==> flow/design.v <==
module detect_module 
(
    CLK, RSTn,
	 RX_Pin_In,
	 H2L_Sig
);
    input CLK;
	 input RSTn;
	 input RX_Pin_In;
	 output H2L_Sig;
	 reg H2L_F1;
	 reg H2L_F2;
	 always @ ( posedge CLK or negedge RSTn )
	     if( !RSTn )
		      begin
				    H2L_F1 <= 1'b1;
					 H2L_F2 <= 1'b1;
				end
		  else
		      begin
				    H2L_F1 <= RX_Pin_In;
					 H2L_F2 <= H2L_F1;
				end
	assign H2L_Sig = H2L_F2 & !H2L_F1;
endmodule
module rx_bps_module
(
    CLK, RSTn,
	 Count_Sig, 
	 BPS_CLK
);
    input CLK;
	 input RSTn;
	 input Count_Sig;
	 output BPS_CLK;
	 reg [12:0]Count_BPS;
	 always @ ( posedge CLK or negedge RSTn )
	    if( !RSTn )
		     Count_BPS <= 13'd0;
		 else if( Count_BPS == 13'd5207 )
		     Count_BPS <= 13'd0;
		 else if( Count_Sig )
		     Count_BPS <= Count_BPS + 1'b1;
		 else
		     Count_BPS <= 13'd0;
    assign BPS_CLK = ( Count_BPS == 12'd2604 ) ? 1'b1 : 1'b0;
endmodule
module rx_control_module
(
    CLK, RSTn,
	 H2L_Sig, RX_Pin_In, BPS_CLK, RX_En_Sig,
    Count_Sig, RX_Data, RX_Done_Sig
);
    input CLK;
	 input RSTn;
	 input H2L_Sig;
	 input RX_En_Sig;
	 input RX_Pin_In;
	 input BPS_CLK;
	 output Count_Sig;
	 output [7:0]RX_Data;
	 output RX_Done_Sig;
	 reg [3:0]i;
	 reg [7:0]rData;
	 reg isCount;
	 reg isDone;
	 always @ ( posedge CLK or negedge RSTn )
	     if( !RSTn )
		      begin 
		          i <= 4'd0;
					 rData <= 8'd0;
					 isCount <= 1'b0;
					 isDone <= 1'b0;	 
				end
		  else if( RX_En_Sig )
		      case ( i )
			       4'd0 :
					 if( H2L_Sig ) begin i <= i + 1'b1; isCount <= 1'b1; end
					 4'd1 : 
					 if( BPS_CLK ) begin i <= i + 1'b1; end
					 4'd2, 4'd3, 4'd4, 4'd5, 4'd6, 4'd7, 4'd8, 4'd9 :
					 if( BPS_CLK ) begin i <= i + 1'b1; rData[ i - 2 ] <= RX_Pin_In; end
					 4'd10 :
					 if( BPS_CLK ) begin i <= i + 1'b1; end
					 4'd11 :
					 if( BPS_CLK ) begin i <= i + 1'b1; end
					 4'd12 :
					 begin i <= i + 1'b1; isDone <= 1'b1; isCount <= 1'b0; end
					 4'd13 :
					 begin i <= 4'd0; isDone <= 1'b0; end
				endcase
	 assign Count_Sig = isCount;
	 assign RX_Data = rData;
	 assign RX_Done_Sig = isDone;
endmodule
module rx_module
(
    CLK, RSTn,
    RX_Pin_In, RX_En_Sig,
	 RX_Done_Sig, RX_Data
);
    input CLK;
	 input RSTn;
	 input RX_Pin_In;
	 input RX_En_Sig;
	 output [7:0]RX_Data;
	 output RX_Done_Sig;
	 wire H2L_Sig;
	 detect_module U1
	 (
	     .CLK( CLK ),
		  .RSTn( RSTn ),
		  .RX_Pin_In( RX_Pin_In ),     
		  .H2L_Sig( H2L_Sig )          
	 );
	 wire BPS_CLK;
	 rx_bps_module U2
	 (
	     .CLK( CLK ),
		  .RSTn( RSTn ),
		  .Count_Sig( Count_Sig ),    
		  .BPS_CLK( BPS_CLK )         
	 );
	 wire Count_Sig;
	 rx_control_module U3
	 (
	     .CLK( CLK ),
		  .RSTn( RSTn ),
		  .H2L_Sig( H2L_Sig ),       
		  .RX_En_Sig( RX_En_Sig ),   
		  .RX_Pin_In( RX_Pin_In ),   
		  .BPS_CLK( BPS_CLK ),       
		  .Count_Sig( Count_Sig ),     
		  .RX_Data( RX_Data ),         
		  .RX_Done_Sig( RX_Done_Sig )  
	 );
endmodule
module control_module
(
    CLK, RSTn,
	RX_Done_Sig,
	RX_Data,
	RX_En_Sig,
	RX_Data_Out,
	RX_Valid_Out
);
    input CLK;
	input RSTn;
	input RX_Done_Sig;
	input [7:0]RX_Data;
	output RX_En_Sig;
	output [7:0]RX_Data_Out;
	output RX_Valid_Out;
	reg [7:0]rData_0;
	reg isEn;
	reg isValid;
    always @ ( posedge CLK or negedge RSTn )
	    if( !RSTn )
		    begin rData_0 <= 8'd0; isEn <= 1'b0; isValid <= 1'b0; end
		else if( RX_Done_Sig )     
		    begin rData_0 <= RX_Data; isEn <= 1'b0; isValid <= 1'b1; end
		else begin isEn <= 1'b1; isValid <= 1'b0; end
	assign RX_Data_Out  = rData_0 ;
	assign RX_En_Sig = isEn;
	assign RX_Valid_Out = isValid;
endmodule
module rx_module_demo
(
    CLK, RSTn,
	RX_Pin_In,
	RX_Data_Out,
	RX_Valid_Out
);
    input CLK;
	input RSTn;
	input RX_Pin_In;
    output [7:0]RX_Data_Out;
    output RX_Valid_Out;
	wire RX_Done_Sig;
	wire [7:0]RX_Data;
	rx_module U1
	(
	    .CLK( CLK ),
		.RSTn( RSTn ),
		.RX_Pin_In( RX_Pin_In ),    
		.RX_En_Sig( RX_En_Sig ),    
		.RX_Done_Sig( RX_Done_Sig ),   
		.RX_Data( RX_Data )            
	);
	wire RX_En_Sig;
	wire [7:0]Output_Data;
	wire Output_Valid;
	control_module U2
	(
	    .CLK( CLK ),
	    .RSTn( RSTn ),
		.RX_Done_Sig( RX_Done_Sig ),   
		.RX_Data( RX_Data ),           
		.RX_En_Sig( RX_En_Sig ),       
		.RX_Data_Out( Output_Data ),   
		.RX_Valid_Out( Output_Valid )  
	);
	 assign RX_Data_Out = Output_Data;
	 assign RX_Valid_Out = Output_Valid;
endmodule
module data_pro
(
	input clk,
	input rstn,
	input [7:0] data_in,
	input data_valid,
	output [15:0] delay_set_a, 
	output [15:0] delay_set_b,
	output [15:0] delay_set_c, 
	output [15:0] delay_set_d,
	output [15:0] duty_cycle,
	output [15:0] sub_clk_feq,
	output [15:0] sub_clk_scl
);
	reg [7:0] funct;
	reg [15:0] data;
	reg [1:0] state;
	reg update;
	reg [15:0] delay_set_a_reg;
	reg [15:0] delay_set_b_reg;
	reg [15:0] delay_set_c_reg;
	reg [15:0] delay_set_d_reg;
	reg [15:0] duty_cycle_reg;
	reg [15:0] sub_clk_feq_reg;
	reg [15:0] sub_clk_scl_reg;
	always @(posedge clk or negedge rstn) begin		 
		if (!rstn) begin
			funct <= 8'd0;
			data <= 15'd0;
			state <= 2'd0;
			update <= 1'b0;
		end
		else if (data_valid) begin
			case (state)							 
				2'd0: begin					 
					funct <= data_in;
					state <= state + 1;
					update <= 1'b0;
				end
				2'd1: begin					 
					data[15:8] <= data_in;
					state <= state +1;
					update <= 1'b0;
				end
				2'd2: begin 					 
					data[7:0] <= data_in;
					state <= 2'd0;
					update <= 1'b1;
				end
				default: begin
					funct <= 8'd0;
					data[15:0] <= 15'd0;
					state <= 2'd0;
					update <= 1'b0;
				end
			endcase
		end
		else begin
			update <= 1'b0;
		end
	end
	always @(posedge clk or negedge rstn) begin		 
		if (!rstn) begin
			delay_set_a_reg <= 15'd0;				 
			delay_set_b_reg <= 15'd10;
			delay_set_c_reg <= 15'd20;
			delay_set_d_reg <= 15'd30;
			duty_cycle_reg <= 15'd5;
			sub_clk_scl_reg <= 15'd1000;
			sub_clk_feq_reg <= 15'd10;
		end
		else if (update) begin
			case (funct)
				8'd65: delay_set_a_reg <= data;
				8'd66: delay_set_b_reg <= data;
				8'd67: delay_set_c_reg <= data;
				8'd68: delay_set_d_reg <= data;
				8'd69: duty_cycle_reg <= data;
				8'd70: if (data != 16'd0) sub_clk_feq_reg <= data;	 
				8'd83: if (data != 16'd0) sub_clk_scl_reg <= data;
				8'd0: ;
				default: ;
			endcase
		end
	end
	assign delay_set_a = delay_set_a_reg;
	assign delay_set_b = delay_set_b_reg;
	assign delay_set_c = delay_set_c_reg;
	assign delay_set_d = delay_set_d_reg;
	assign duty_cycle = duty_cycle_reg;
	assign sub_clk_feq = sub_clk_feq_reg;
	assign sub_clk_scl = sub_clk_scl_reg;
endmodule
module ch_output_module
(
	input clk,
	input rstn,
	input [15:0] sub_clk_feq,
	input [15:0] sub_clk_scl,
	input [15:0] duty_cycle,
	input [15:0] delay_set,
	output ch_output
);
	reg ch_output_reg;
	reg [15:0] sub_clk_count;
	reg [15:0] subsub_clk_count;
	reg [15:0] subsub_count;
	wire [15:0] sub_clk_sum;
	wire [15:0] subsub_clk_sum;
	assign sub_clk_sum = 50000000 / sub_clk_feq;
	assign subsub_clk_sum = 50000000 / sub_clk_scl;
	always @(posedge clk or negedge rstn) begin 
		if (!rstn) begin
			ch_output_reg <= 0;
			sub_clk_count <= 0;
			subsub_clk_count <=0;
			subsub_count <= 0;
		end else if (sub_clk_count >= sub_clk_sum) begin
			sub_clk_count <= 0;
			subsub_clk_count <= 0;
			subsub_count <=0;
			if (delay_set == 0) begin 
				ch_output_reg <= 1;
			end else begin
				ch_output_reg <= 0;
			end
		end else if (subsub_clk_count >= subsub_clk_sum) begin
			subsub_clk_count <= 0;
			subsub_count <= subsub_count + 1;
			if ( (subsub_count < delay_set - 1) & (delay_set != 0) ) begin
				ch_output_reg <= 0;
			end else if (subsub_count < (delay_set + duty_cycle - 1) ) begin 
				ch_output_reg <= 1;
			end else if (subsub_count >= (delay_set + duty_cycle - 1) ) begin 
				ch_output_reg <= 0;
			end
		end else begin
			sub_clk_count <= sub_clk_count + 1;
			subsub_clk_count <= subsub_clk_count + 1;
		end
	end
	assign ch_output = ch_output_reg;
endmodule
module abcd_output
(
	input clk,						 
	input rstn,
	input rx_pin_in,
	output ch_a_output, ch_b_output, ch_c_output, ch_d_output
);
	wire [7:0] rx_data_out;			 
	wire rx_valid;					 
	wire [15:0] delay_set_a;		 
	wire [15:0] delay_set_b;
	wire [15:0] delay_set_c;
	wire [15:0] delay_set_d;		
	wire [15:0] duty_cycle;			 
	wire [15:0] sub_clk_feq;
	wire [15:0] sub_clk_scl;
	rx_module_demo u1				 
	(
		.CLK(clk),
		.RSTn(rstn),
		.RX_Pin_In(rx_pin_in),		 
		.RX_Data_Out(rx_data_out),	 
		.RX_Valid_Out(rx_valid)
	);
	data_pro u2						 
	(
		.clk(clk),
		.rstn(rstn),
		.data_in(rx_data_out),		 
		.data_valid(rx_valid),
		.delay_set_a(delay_set_a),	 
		.delay_set_b(delay_set_b),
		.delay_set_c(delay_set_c),
		.delay_set_d(delay_set_d),
		.duty_cycle(duty_cycle),	 
		.sub_clk_feq(sub_clk_feq),	 
		.sub_clk_scl(sub_clk_scl)	 
	);
	ch_output_module u_a
	(
		.clk(clk),
		.sub_clk_feq(sub_clk_feq),
		.sub_clk_scl(sub_clk_scl),
		.rstn(rstn),
		.delay_set(delay_set_a),
		.duty_cycle(duty_cycle),
		.ch_output(ch_a_output)
	);
	ch_output_module u_b
	(
		.clk(clk),
		.sub_clk_feq(sub_clk_feq),
		.sub_clk_scl(sub_clk_scl),
		.rstn(rstn),
		.delay_set(delay_set_b),
		.duty_cycle(duty_cycle),
		.ch_output(ch_b_output)
	);
	ch_output_module u_c
	(
		.clk(clk),
		.sub_clk_feq(sub_clk_feq),
		.sub_clk_scl(sub_clk_scl),
		.rstn(rstn),
		.delay_set(delay_set_c),
		.duty_cycle(duty_cycle),
		.ch_output(ch_c_output)
	);
	ch_output_module u_d
	(
		.clk(clk),
		.sub_clk_feq(sub_clk_feq),
		.sub_clk_scl(sub_clk_scl),
		.rstn(rstn),
		.delay_set(delay_set_d),
		.duty_cycle(duty_cycle),
		.ch_output(ch_d_output)
	);
endmodule
# Reports on abcd_output
# Each step is given for the RTL above and for the edited RTL.
# "before" refers to lines of the RTL above, "after" to lines of the edited file.
# "diff" is "after" less "before", of the values as shown; "change_rel_pct" is that difference over "before", in percent.
# Operators carry their Yosys type and port widths (W data, S select, Z words).
# A cell with n/a has no value.
[setup]
design = "abcd_output"
clock_port = "clk"
lib = "sky130hd"
lib_corner = "tt_025C_1v80"

# Diff
# Unified diff, file above to edited file.
# This change comes from a script, not from a designer. The edited design behaves differently; no optimisation was intended.
# begin of diff
@@ -201,5 +201,7 @@
 		.RX_Valid_Out( Output_Valid )  
 	);
-	 assign RX_Data_Out = Output_Data;
+	 reg [7:0] RX_Data_Out_p1;
+	 always @(posedge CLK) RX_Data_Out_p1 <= Output_Data;
+	 assign RX_Data_Out = RX_Data_Out_p1;
 	 assign RX_Valid_Out = Output_Valid;
 endmodule
# end of diff

# Word level
# Source: Yosys, flattened and elaborated, memories not mapped. Widths are those after wreduce. Registers that Yosys merges into a memory's read port (data or address) are not register bits. Print and check cells do not count. Equal cells are merged and count once.
[bits]
columns = ["item", "before", "after", "diff", "change_rel_pct"]
rows = [
  ["regBits", 374, 382, 8, 2.14],
  ["latchBits", 0, 0, 0, "n/a"],
  ["mem_bits_rw", 0, 0, 0, "n/a"],
  ["romBits", 0, 0, 0, "n/a"],
  ["clocked_rd_ports_x_width", 0, 0, 0, "n/a"],
  ["n_memories", 0, 0, 0, "n/a"],
  ["input_bits", 3, 3, 0, 0.00],
  ["output_inout_bits", 4, 4, 0, 0.00],
  ["word_cells", 243, 244, 1, 0.41],
]
[op_classes]
columns = ["item", "before", "after", "diff", "change_rel_pct"]
rows = [
  ["n_addsub", 29, 29, 0, 0.00],
  ["mul", 0, 0, 0, "n/a"],
  ["n_div", 2, 2, 0, 0.00],
  ["cmp", 20, 20, 0, 0.00],
  ["eq_ne", 30, 30, 0, 0.00],
  ["n_shift", 2, 2, 0, 0.00],
  ["muxes", 65, 65, 0, 0.00],
  ["bitwise", 11, 11, 0, 0.00],
  ["n_reduce_logical", 46, 46, 0, 0.00],
]
# Operator kinds equal on both sides are left out: 53.

# Longest topological paths
# Longest topological path by Yosys (ltp), each cell counted once; first at word level (registers and memories cut), then after technology mapping (sequential cells cut; the memories' decode and read muxes count).
[logic_depth]
columns = ["item", "before", "after", "diff", "change_rel_pct"]
rows = [
  ["ltp_word", 8, 8, 0, 0.00],
  ["ABC_AREA", "0", "0", "n/a", "n/a"],
  ["mapped_depth", 504, 525, 21, 4.17],
  ["depth_no_buf", 453, 480, 27, 5.96],
]

# After synthesis
# Yosys stat after the flow's synthesis: flattened, memories mapped to cells. It holds for the ABC_AREA given above (unset counts as 0); a run with the other value may have another netlist.
[types]
columns = ["cell", "before", "after", "diff", "change_rel_pct"]
rows = [
  ["sky130_fd_sc_hd__and2_1", 93, 154, 61, 65.59],
  ["sky130_fd_sc_hd__nand2b_1", 275, 324, 49, 17.82],
  ["sky130_fd_sc_hd__o31ai_1", 149, 183, 34, 22.82],
  ["sky130_fd_sc_hd__nor4_1", 92, 63, -29, -31.52],
  ["sky130_fd_sc_hd__clkbuf_1", 187, 159, -28, -14.97],
  ["sky130_fd_sc_hd__a31oi_1", 78, 103, 25, 32.05],
  ["sky130_fd_sc_hd__or2_2", 73, 49, -24, -32.88],
  ["sky130_fd_sc_hd__nor2_1", 998, 1021, 23, 2.30],
  ["sky130_fd_sc_hd__inv_1", 457, 434, -23, -5.03],
  ["sky130_fd_sc_hd__xor2_1", 335, 312, -23, -6.87],
  ["sky130_fd_sc_hd__o21a_1", 172, 195, 23, 13.37],
  ["sky130_fd_sc_hd__a21oi_1", 765, 784, 19, 2.48],
  ["sky130_fd_sc_hd__xnor2_1", 500, 481, -19, -3.80],
  ["sky130_fd_sc_hd__nor2b_1", 161, 143, -18, -11.18],
  ["sky130_fd_sc_hd__o211ai_1", 108, 90, -18, -16.67],
  ["sky130_fd_sc_hd__nand2_1", 841, 824, -17, -2.02],
  ["sky130_fd_sc_hd__o21ai_0", 682, 665, -17, -2.49],
  ["sky130_fd_sc_hd__buf_4", 8, 25, 17, 212.50],
]
# Cell types equal on both sides are left out: 17.
# Not every row of either side is listed.
[synth_totals]
columns = ["item", "before", "after", "diff", "change_rel_pct"]
rows = [
  ["cells", 9973, 10130, 157, 1.57],
  ["yosys_area_mm2", 0.0741524, 0.0761405, 0.0019881, 2.68],
  ["sequential_area_mm2", 0.009384, 0.0095442, 0.0001602, 1.71],
  ["ffs", 374, 382, 8, 2.14],
  ["buf_cells", 273, 268, -5, -1.83],
]
# The figures by module come from a second, unflattened synthesis with its own total; it is not the netlist above.
[hier_totals]
columns = ["item", "before", "after", "diff", "change_rel_pct"]
rows = [
  ["cells_unflattened", 31642, 31650, 8, 0.03],
  ["hier_area_mm2", 0.2256977, 0.2258579, 0.0001602, 0.07],
]
# Each row is one instance without its submodules.
[by_module_before]
columns = ["module", "n_inst", "n_cells", "area_mm2", "seq_area_mm2"]
rows = [
  ["ch_output_module", 4, 7758, 0.0544259, 0.0012262],
  ["data_pro", 1, 392, 0.005703, 0.0035009],
  ["rx_control_module", 1, 120, 0.0011011, 0.0003503],
  ["rx_bps_module", 1, 75, 0.0007382, 0.0003253],
  ["control_module", 1, 20, 0.0003854, 0.0002502],
  ["detect_module", 1, 3, 0.0000663, 0.0000526],
  ["abcd_output", 1, 0, 0, 0],
  ["rx_module", 1, 0, 0, 0],
  ["rx_module_demo", 1, 0, 0, 0],
]
[by_module_after]
columns = ["module", "n_inst", "n_cells", "area_mm2", "seq_area_mm2"]
rows = [
  ["ch_output_module", 4, 7758, 0.0544259, 0.0012262],
  ["data_pro", 1, 392, 0.005703, 0.0035009],
  ["rx_control_module", 1, 120, 0.0011011, 0.0003503],
  ["rx_bps_module", 1, 75, 0.0007382, 0.0003253],
  ["control_module", 1, 20, 0.0003854, 0.0002502],
  ["rx_module_demo", 1, 8, 0.0001602, 0.0001602],
  ["detect_module", 1, 3, 0.0000663, 0.0000526],
  ["abcd_output", 1, 0, 0, 0],
  ["rx_module", 1, 0, 0, 0],
]

# Timing after synthesis
# Source: OpenSTA report_checks on the synthesized netlist (no wires, ideal clock, input and output delay 20% of the period each), path of least setup slack; recovery checks are left aside. Register names are those of the netlist, which keeps one name where synthesis merged equal registers.
[synth_timing]
columns = ["item", "before", "after", "diff", "change_rel_pct"]
rows = [
  ["kind", "register -> register", "register -> register", "n/a", "n/a"],
  ["start", "register u2.sub_clk_scl_reg[0]", "register u2.sub_clk_feq_reg[0]", "n/a", "n/a"],
  ["end", "register u_a.sub_clk_count[13]", "register u_c.subsub_clk_count[10]", "n/a", "n/a"],
  ["period_ns", 110.0, 110.0, 0.0, 0.00],
  ["setup_time_ns", 0.132, 0.072, -0.060, "n/a"],
  ["t_first_pin_ns", 0.000, 0.000, 0.000, "n/a"],
  ["t_arrival_ns", 90.816, 89.814, -1.002, -1.10],
  ["t_required_ns", 109.868, 109.928, 0.060, 0.05],
  ["setup_slack_ns", 19.052, 20.114, 1.062, "n/a"],
  ["path_delay_ns", 90.948, 89.886, -1.062, -1.17],
  ["path_stages", 483, 502, 19, 3.93],
  ["path_buffers", 55, 56, 1, 1.82],
  ["synth_period_reached_ns", 90.948, 89.886, -1.062, -1.17],
]
# "path_delay_ns" = arrival - input delay + setup time.
# "path_stages" counts driving pins, that of a launching flip-flop among them; a cell with two outputs on the path counts twice.
# "synth_period_reached_ns" is the clock period less the worst setup slack; recovery checks do not enter. This is arithmetic on one report: input and output delays are still those of the set period (20% each).
# The rows between start and end are the longest chain of elaborated cells between them; the timing report does not say that the signal goes this way. Where chains are equally long, one stands for them.
# A line is the first line of the expression or statement that the cell stems from. Yosys adds cells for indexed reads and writes and turns some case tables into memories.
# At most two assigning lines are given for a register; there are more.
[synth_via_before]
path_cell_list = "sky130_fd_sc_hd__dfrtp_1 sky130_fd_sc_hd__buf_4 sky130_fd_sc_hd__buf_4 sky130_fd_sc_hd__clkbuf_1 sky130_fd_sc_hd__inv_1 sky130_fd_sc_hd__clkbuf_1 sky130_fd_sc_hd__buf_1 sky130_fd_sc_hd__ha_1 sky130_fd_sc_hd__clkbuf_1 sky130_fd_sc_hd__nor4b_1 sky130_fd_sc_hd__nand2_1 sky130_fd_sc_hd__nor2_1 sky130_fd_sc_hd__ha_1 sky130_fd_sc_hd__xor2_1 sky130_fd_sc_hd__a32oi_1 sky130_fd_sc_hd__nor2_1 sky130_fd_sc_hd__ha_1 sky130_fd_sc_hd__a21oi_1 (+447 left out) sky130_fd_sc_hd__o21ai_0 sky130_fd_sc_hd__nand2b_1 sky130_fd_sc_hd__a21oi_1 sky130_fd_sc_hd__nor2b_1 sky130_fd_sc_hd__o21ai_0 sky130_fd_sc_hd__nand2b_1 sky130_fd_sc_hd__a21oi_1 sky130_fd_sc_hd__nor2b_1 sky130_fd_sc_hd__o21ai_0 sky130_fd_sc_hd__nand2b_1 sky130_fd_sc_hd__a21oi_1 sky130_fd_sc_hd__clkbuf_1 sky130_fd_sc_hd__and3_1 sky130_fd_sc_hd__nand4_1 sky130_fd_sc_hd__nor2_1 sky130_fd_sc_hd__nand3_1 sky130_fd_sc_hd__xor2_1 sky130_fd_sc_hd__nor2_1"
elab_chain_cells = 4
cone_cells = 5
lines_between = 3
classes_between = "div (1); compare (1); eq/ne (1); mux (2)"
[synth_lines_before]
columns = ["item", "line_no", "source"]
rows = [
  ["start: declaration", 230, "reg [15:0] sub_clk_scl_reg;"],
  ["start: assignment", 274, "sub_clk_scl_reg <= 15'd1000;"],
  ["start: assignment", 285, "8'd83: if (data != 16'd0) sub_clk_scl_reg <= data;"],
  ["$div A26 B16 Y32", 316, "assign subsub_clk_sum = 50000000 / sub_clk_scl;"],
  ["$ge A16 B16 Y1", 332, "end else if (subsub_clk_count >= subsub_clk_sum) begin"],
  ["$mux W16", 332, ""],
  ["$mux W16", 323, "end else if (sub_clk_count >= sub_clk_sum) begin"],
  ["end: assignment", 324, "sub_clk_count <= 0;"],
  ["end: assignment", 343, "sub_clk_count <= sub_clk_count + 1;"],
  ["end: declaration", 310, "reg [15:0] sub_clk_count;"],
]
[synth_via_after]
path_cell_list = "sky130_fd_sc_hd__dfrtp_1 sky130_fd_sc_hd__buf_2 sky130_fd_sc_hd__buf_2 sky130_fd_sc_hd__inv_1 sky130_fd_sc_hd__clkbuf_1 sky130_fd_sc_hd__buf_1 sky130_fd_sc_hd__clkbuf_1 sky130_fd_sc_hd__buf_1 sky130_fd_sc_hd__ha_1 sky130_fd_sc_hd__clkbuf_1 sky130_fd_sc_hd__nor3b_1 sky130_fd_sc_hd__and3_1 sky130_fd_sc_hd__ha_1 sky130_fd_sc_hd__a21oi_1 sky130_fd_sc_hd__o2bb2ai_1 sky130_fd_sc_hd__and3_1 sky130_fd_sc_hd__ha_1 sky130_fd_sc_hd__o211ai_1 (+466 left out) sky130_fd_sc_hd__a21oi_1 sky130_fd_sc_hd__nor2b_1 sky130_fd_sc_hd__o21ai_0 sky130_fd_sc_hd__nand2b_1 sky130_fd_sc_hd__a21oi_1 sky130_fd_sc_hd__nor2b_1 sky130_fd_sc_hd__o21ai_0 sky130_fd_sc_hd__nand2b_1 sky130_fd_sc_hd__a21oi_1 sky130_fd_sc_hd__nor2b_1 sky130_fd_sc_hd__o21ai_0 sky130_fd_sc_hd__nand2b_1 sky130_fd_sc_hd__a21o_1 sky130_fd_sc_hd__clkbuf_1 sky130_fd_sc_hd__nand2b_1 sky130_fd_sc_hd__clkbuf_1 sky130_fd_sc_hd__buf_1 sky130_fd_sc_hd__nor2_1"
elab_chain_cells = 3
cone_cells = 3
lines_between = 2
classes_between = "div (1); compare (1); mux (1)"
[synth_lines_after]
columns = ["item", "line_no", "source"]
rows = [
  ["start: declaration", 231, "reg [15:0] sub_clk_feq_reg;"],
  ["start: assignment", 277, "sub_clk_feq_reg <= 15'd10;"],
  ["start: assignment", 286, "8'd70: if (data != 16'd0) sub_clk_feq_reg <= data;"],
  ["$div A26 B16 Y32", 317, "assign sub_clk_sum = 50000000 / sub_clk_feq;"],
  ["$ge A16 B16 Y1", 325, "end else if (sub_clk_count >= sub_clk_sum) begin"],
  ["$mux W16", 325, ""],
  ["end: assignment", 323, "subsub_clk_count <=0;"],
  ["end: assignment", 346, "subsub_clk_count <= subsub_clk_count + 1;"],
  ["end: declaration", 313, "reg [15:0] subsub_clk_count;"],
]

# Timing after layout
# From the final timing report of the runs of pair 1: the path of least setup slack in the routed layout; clock arrival at registers is part of the times.
[layout_timing]
columns = ["item", "before", "after", "diff", "change_rel_pct"]
rows = [
  ["kind", "register -> register", "register -> register", "n/a", "n/a"],
  ["start", "register u2.sub_clk_feq_reg[0]", "register u2.sub_clk_feq_reg[12]", "n/a", "n/a"],
  ["end", "register u_b.ch_output_reg", "register u_c.ch_output_reg", "n/a", "n/a"],
  ["period_ns", 110.0, 110.0, 0.0, 0.00],
  ["setup_time_ns", 0.16, 0.06, -0.10, "n/a"],
  ["t_first_pin_ns", 0.59, 0.62, 0.03, 5.08],
  ["t_arrival_ns", 101.08, 101.59, 0.51, 0.50],
  ["t_required_ns", 110.45, 110.55, 0.10, 0.09],
  ["setup_slack_ns", 9.37, 8.96, -0.41, "n/a"],
  ["path_stages", 447, 464, 17, 3.80],
  ["path_buffers", 13, 7, -6, -46.15],
]
# The rows between start and end are the longest chain of elaborated cells between them; the timing report does not say that the signal goes this way. Where chains are equally long, one stands for them.
# At most two assigning lines are given for a register; there are more.
[layout_via_before]
path_cell_list = "sky130_fd_sc_hd__dfrtp_2 sky130_fd_sc_hd__inv_1 sky130_fd_sc_hd__buf_4 sky130_fd_sc_hd__ha_1 sky130_fd_sc_hd__buf_4 sky130_fd_sc_hd__nand3b_1 sky130_fd_sc_hd__nor2_1 sky130_fd_sc_hd__ha_1 sky130_fd_sc_hd__or4b_2 sky130_fd_sc_hd__o22ai_1 sky130_fd_sc_hd__and2_1 sky130_fd_sc_hd__ha_1 sky130_fd_sc_hd__a21o_1 sky130_fd_sc_hd__o21ai_0 sky130_fd_sc_hd__nor3b_1 sky130_fd_sc_hd__o21a_1 sky130_fd_sc_hd__ha_1 sky130_fd_sc_hd__o21ai_0 (+411 left out) sky130_fd_sc_hd__nand2b_1 sky130_fd_sc_hd__a21oi_1 sky130_fd_sc_hd__nor2b_1 sky130_fd_sc_hd__o21ai_0 sky130_fd_sc_hd__nand2b_1 sky130_fd_sc_hd__a21oi_1 sky130_fd_sc_hd__nor2b_1 sky130_fd_sc_hd__o21ai_0 sky130_fd_sc_hd__nand2b_1 sky130_fd_sc_hd__a21oi_1 sky130_fd_sc_hd__nor2b_1 sky130_fd_sc_hd__o21ai_0 sky130_fd_sc_hd__nand2b_1 sky130_fd_sc_hd__a21o_1 sky130_fd_sc_hd__buf_4 sky130_fd_sc_hd__nand2b_1 sky130_fd_sc_hd__nor2_1 sky130_fd_sc_hd__a21oi_1"
elab_chain_cells = 4
cone_cells = 6
lines_between = 2
classes_between = "div (1); compare (1); mux (1); reduce/logical (3)"
[layout_lines_before]
columns = ["item", "line_no", "source"]
rows = [
  ["start: declaration", 229, "reg [15:0] sub_clk_feq_reg;"],
  ["start: assignment", 275, "sub_clk_feq_reg <= 15'd10;"],
  ["start: assignment", 284, "8'd70: if (data != 16'd0) sub_clk_feq_reg <= data;"],
  ["$div A26 B16 Y32", 315, "assign sub_clk_sum = 50000000 / sub_clk_feq;"],
  ["$ge A16 B16 Y1", 323, "end else if (sub_clk_count >= sub_clk_sum) begin"],
  ["$reduce_bool A2 Y1", "n/a", ""],
  ["$reduce_and A2 Y1", "n/a", ""],
  ["end: assignment", 319, "ch_output_reg <= 0;"],
  ["end: assignment", 328, "ch_output_reg <= 1;"],
  ["end: declaration", 309, "reg ch_output_reg;"],
]
[layout_via_after]
path_cell_list = "sky130_fd_sc_hd__dfrtp_1 sky130_fd_sc_hd__or4_1 sky130_fd_sc_hd__nor4_4 sky130_fd_sc_hd__nand2_1 sky130_fd_sc_hd__nor3_1 sky130_fd_sc_hd__and3_1 sky130_fd_sc_hd__ha_1 sky130_fd_sc_hd__a21oi_1 sky130_fd_sc_hd__o2bb2ai_1 sky130_fd_sc_hd__and3_1 sky130_fd_sc_hd__ha_1 sky130_fd_sc_hd__o211ai_1 sky130_fd_sc_hd__nand2_1 sky130_fd_sc_hd__mux2i_1 sky130_fd_sc_hd__nor2_1 sky130_fd_sc_hd__ha_1 sky130_fd_sc_hd__o211ai_1 sky130_fd_sc_hd__a211o_1 (+428 left out) sky130_fd_sc_hd__nand2b_1 sky130_fd_sc_hd__a21oi_1 sky130_fd_sc_hd__nor2b_1 sky130_fd_sc_hd__o21ai_0 sky130_fd_sc_hd__nand2b_1 sky130_fd_sc_hd__a21oi_1 sky130_fd_sc_hd__nor2b_1 sky130_fd_sc_hd__o21ai_0 sky130_fd_sc_hd__nand2b_1 sky130_fd_sc_hd__a21oi_1 sky130_fd_sc_hd__nor2b_1 sky130_fd_sc_hd__o21ai_0 sky130_fd_sc_hd__nand2b_1 sky130_fd_sc_hd__a21o_1 sky130_fd_sc_hd__buf_4 sky130_fd_sc_hd__nand2b_2 sky130_fd_sc_hd__o21ai_0 sky130_fd_sc_hd__o21a_1"
elab_chain_cells = 4
cone_cells = 6
lines_between = 2
classes_between = "div (1); compare (1); mux (1); reduce/logical (3)"
[layout_lines_after]
columns = ["item", "line_no", "source"]
rows = [
  ["start: declaration", 231, "reg [15:0] sub_clk_feq_reg;"],
  ["start: assignment", 277, "sub_clk_feq_reg <= 15'd10;"],
  ["start: assignment", 286, "8'd70: if (data != 16'd0) sub_clk_feq_reg <= data;"],
  ["$div A26 B16 Y32", 317, "assign sub_clk_sum = 50000000 / sub_clk_feq;"],
  ["$ge A16 B16 Y1", 325, "end else if (sub_clk_count >= sub_clk_sum) begin"],
  ["$reduce_bool A4 Y1", "n/a", ""],
  ["$reduce_and A2 Y1", "n/a", ""],
  ["end: assignment", 321, "ch_output_reg <= 0;"],
  ["end: assignment", 330, "ch_output_reg <= 1;"],
  ["end: declaration", 311, "reg ch_output_reg;"],
]

# Measured runs
# Runs of the flow (Yosys, OpenROAD) on both versions; the two runs of a pair have the same settings. The constraints put input and output delay at 20% of the set period each and load the outputs with 0.01 pF.
[flow_settings_pair_1]
period_ns = 110.0
CAP_MARGIN = 20
CORE_MARGIN = 2
CORE_UTILIZATION = 40
SLEW_MARGIN = 20
[measured_pair_1]
columns = ["item", "before", "after", "diff", "change_rel_pct"]
rows = [
  ["post_synth_area_mm2", 0.0741524, 0.0761405, 0.0019881, 2.68],
  ["dieArea_mm2", 0.188842, 0.193855, 0.005013, 2.65],
  ["finish.stdcell_area_mm2", 0.0786242, 0.0807212, 0.0020970, 2.67],
  ["util_frac", 0.425, 0.426, 0.001, "n/a"],
  ["ws_setup_ns", 9.373, 8.961, -0.412, "n/a"],
  ["final_setup_tns_ns", 0.000, 0.000, 0.000, "n/a"],
  ["final_hold_ws_ns", 0.362, 0.359, -0.003, "n/a"],
  ["final_power_mw", 0.3547, 0.3483, -0.0064, -1.80],
  ["achievedPeriod_ns", 100.627, 101.039, 0.412, 0.41],
]
[flow_settings_pair_2]
ABC_AREA = 1
CAP_MARGIN = 30
CORE_ASPECT_RATIO = 0.77
CORE_MARGIN = 8
CORE_UTILIZATION = 50
CTS_CLUSTER_DIAMETER = 75
PLACE_DENSITY = 0.69
SETUP_SLACK_MARGIN = -2.0
SLEW_MARGIN = 25
period_ns = 95.9
[measured_pair_2]
columns = ["item", "before", "after", "diff", "change_rel_pct"]
rows = [
  ["post_synth_area_mm2", 0.0763232, 0.0752684, -0.0010548, -1.38],
  ["dieArea_mm2", 0.165511, 0.163314, -0.002197, -1.33],
  ["finish.stdcell_area_mm2", 0.0798253, 0.0786667, -0.0011586, -1.45],
  ["util_frac", 0.528, 0.524, -0.004, "n/a"],
  ["ws_setup_ns", 12.464, 13.418, 0.954, "n/a"],
  ["final_setup_tns_ns", 0.000, 0.000, 0.000, "n/a"],
  ["final_hold_ws_ns", 0.373, 0.366, -0.007, "n/a"],
  ["achievedPeriod_ns", 83.436, 82.482, -0.954, -1.14],
]
# By "achievedPeriod_ns" is meant the clock period of the run minus its worst setup slack. This is arithmetic on one report: input and output delays are still those of the set period (20% each).
# "final_power_mw" rests on the timing tool's default activity at the inputs, not on a simulated workload.
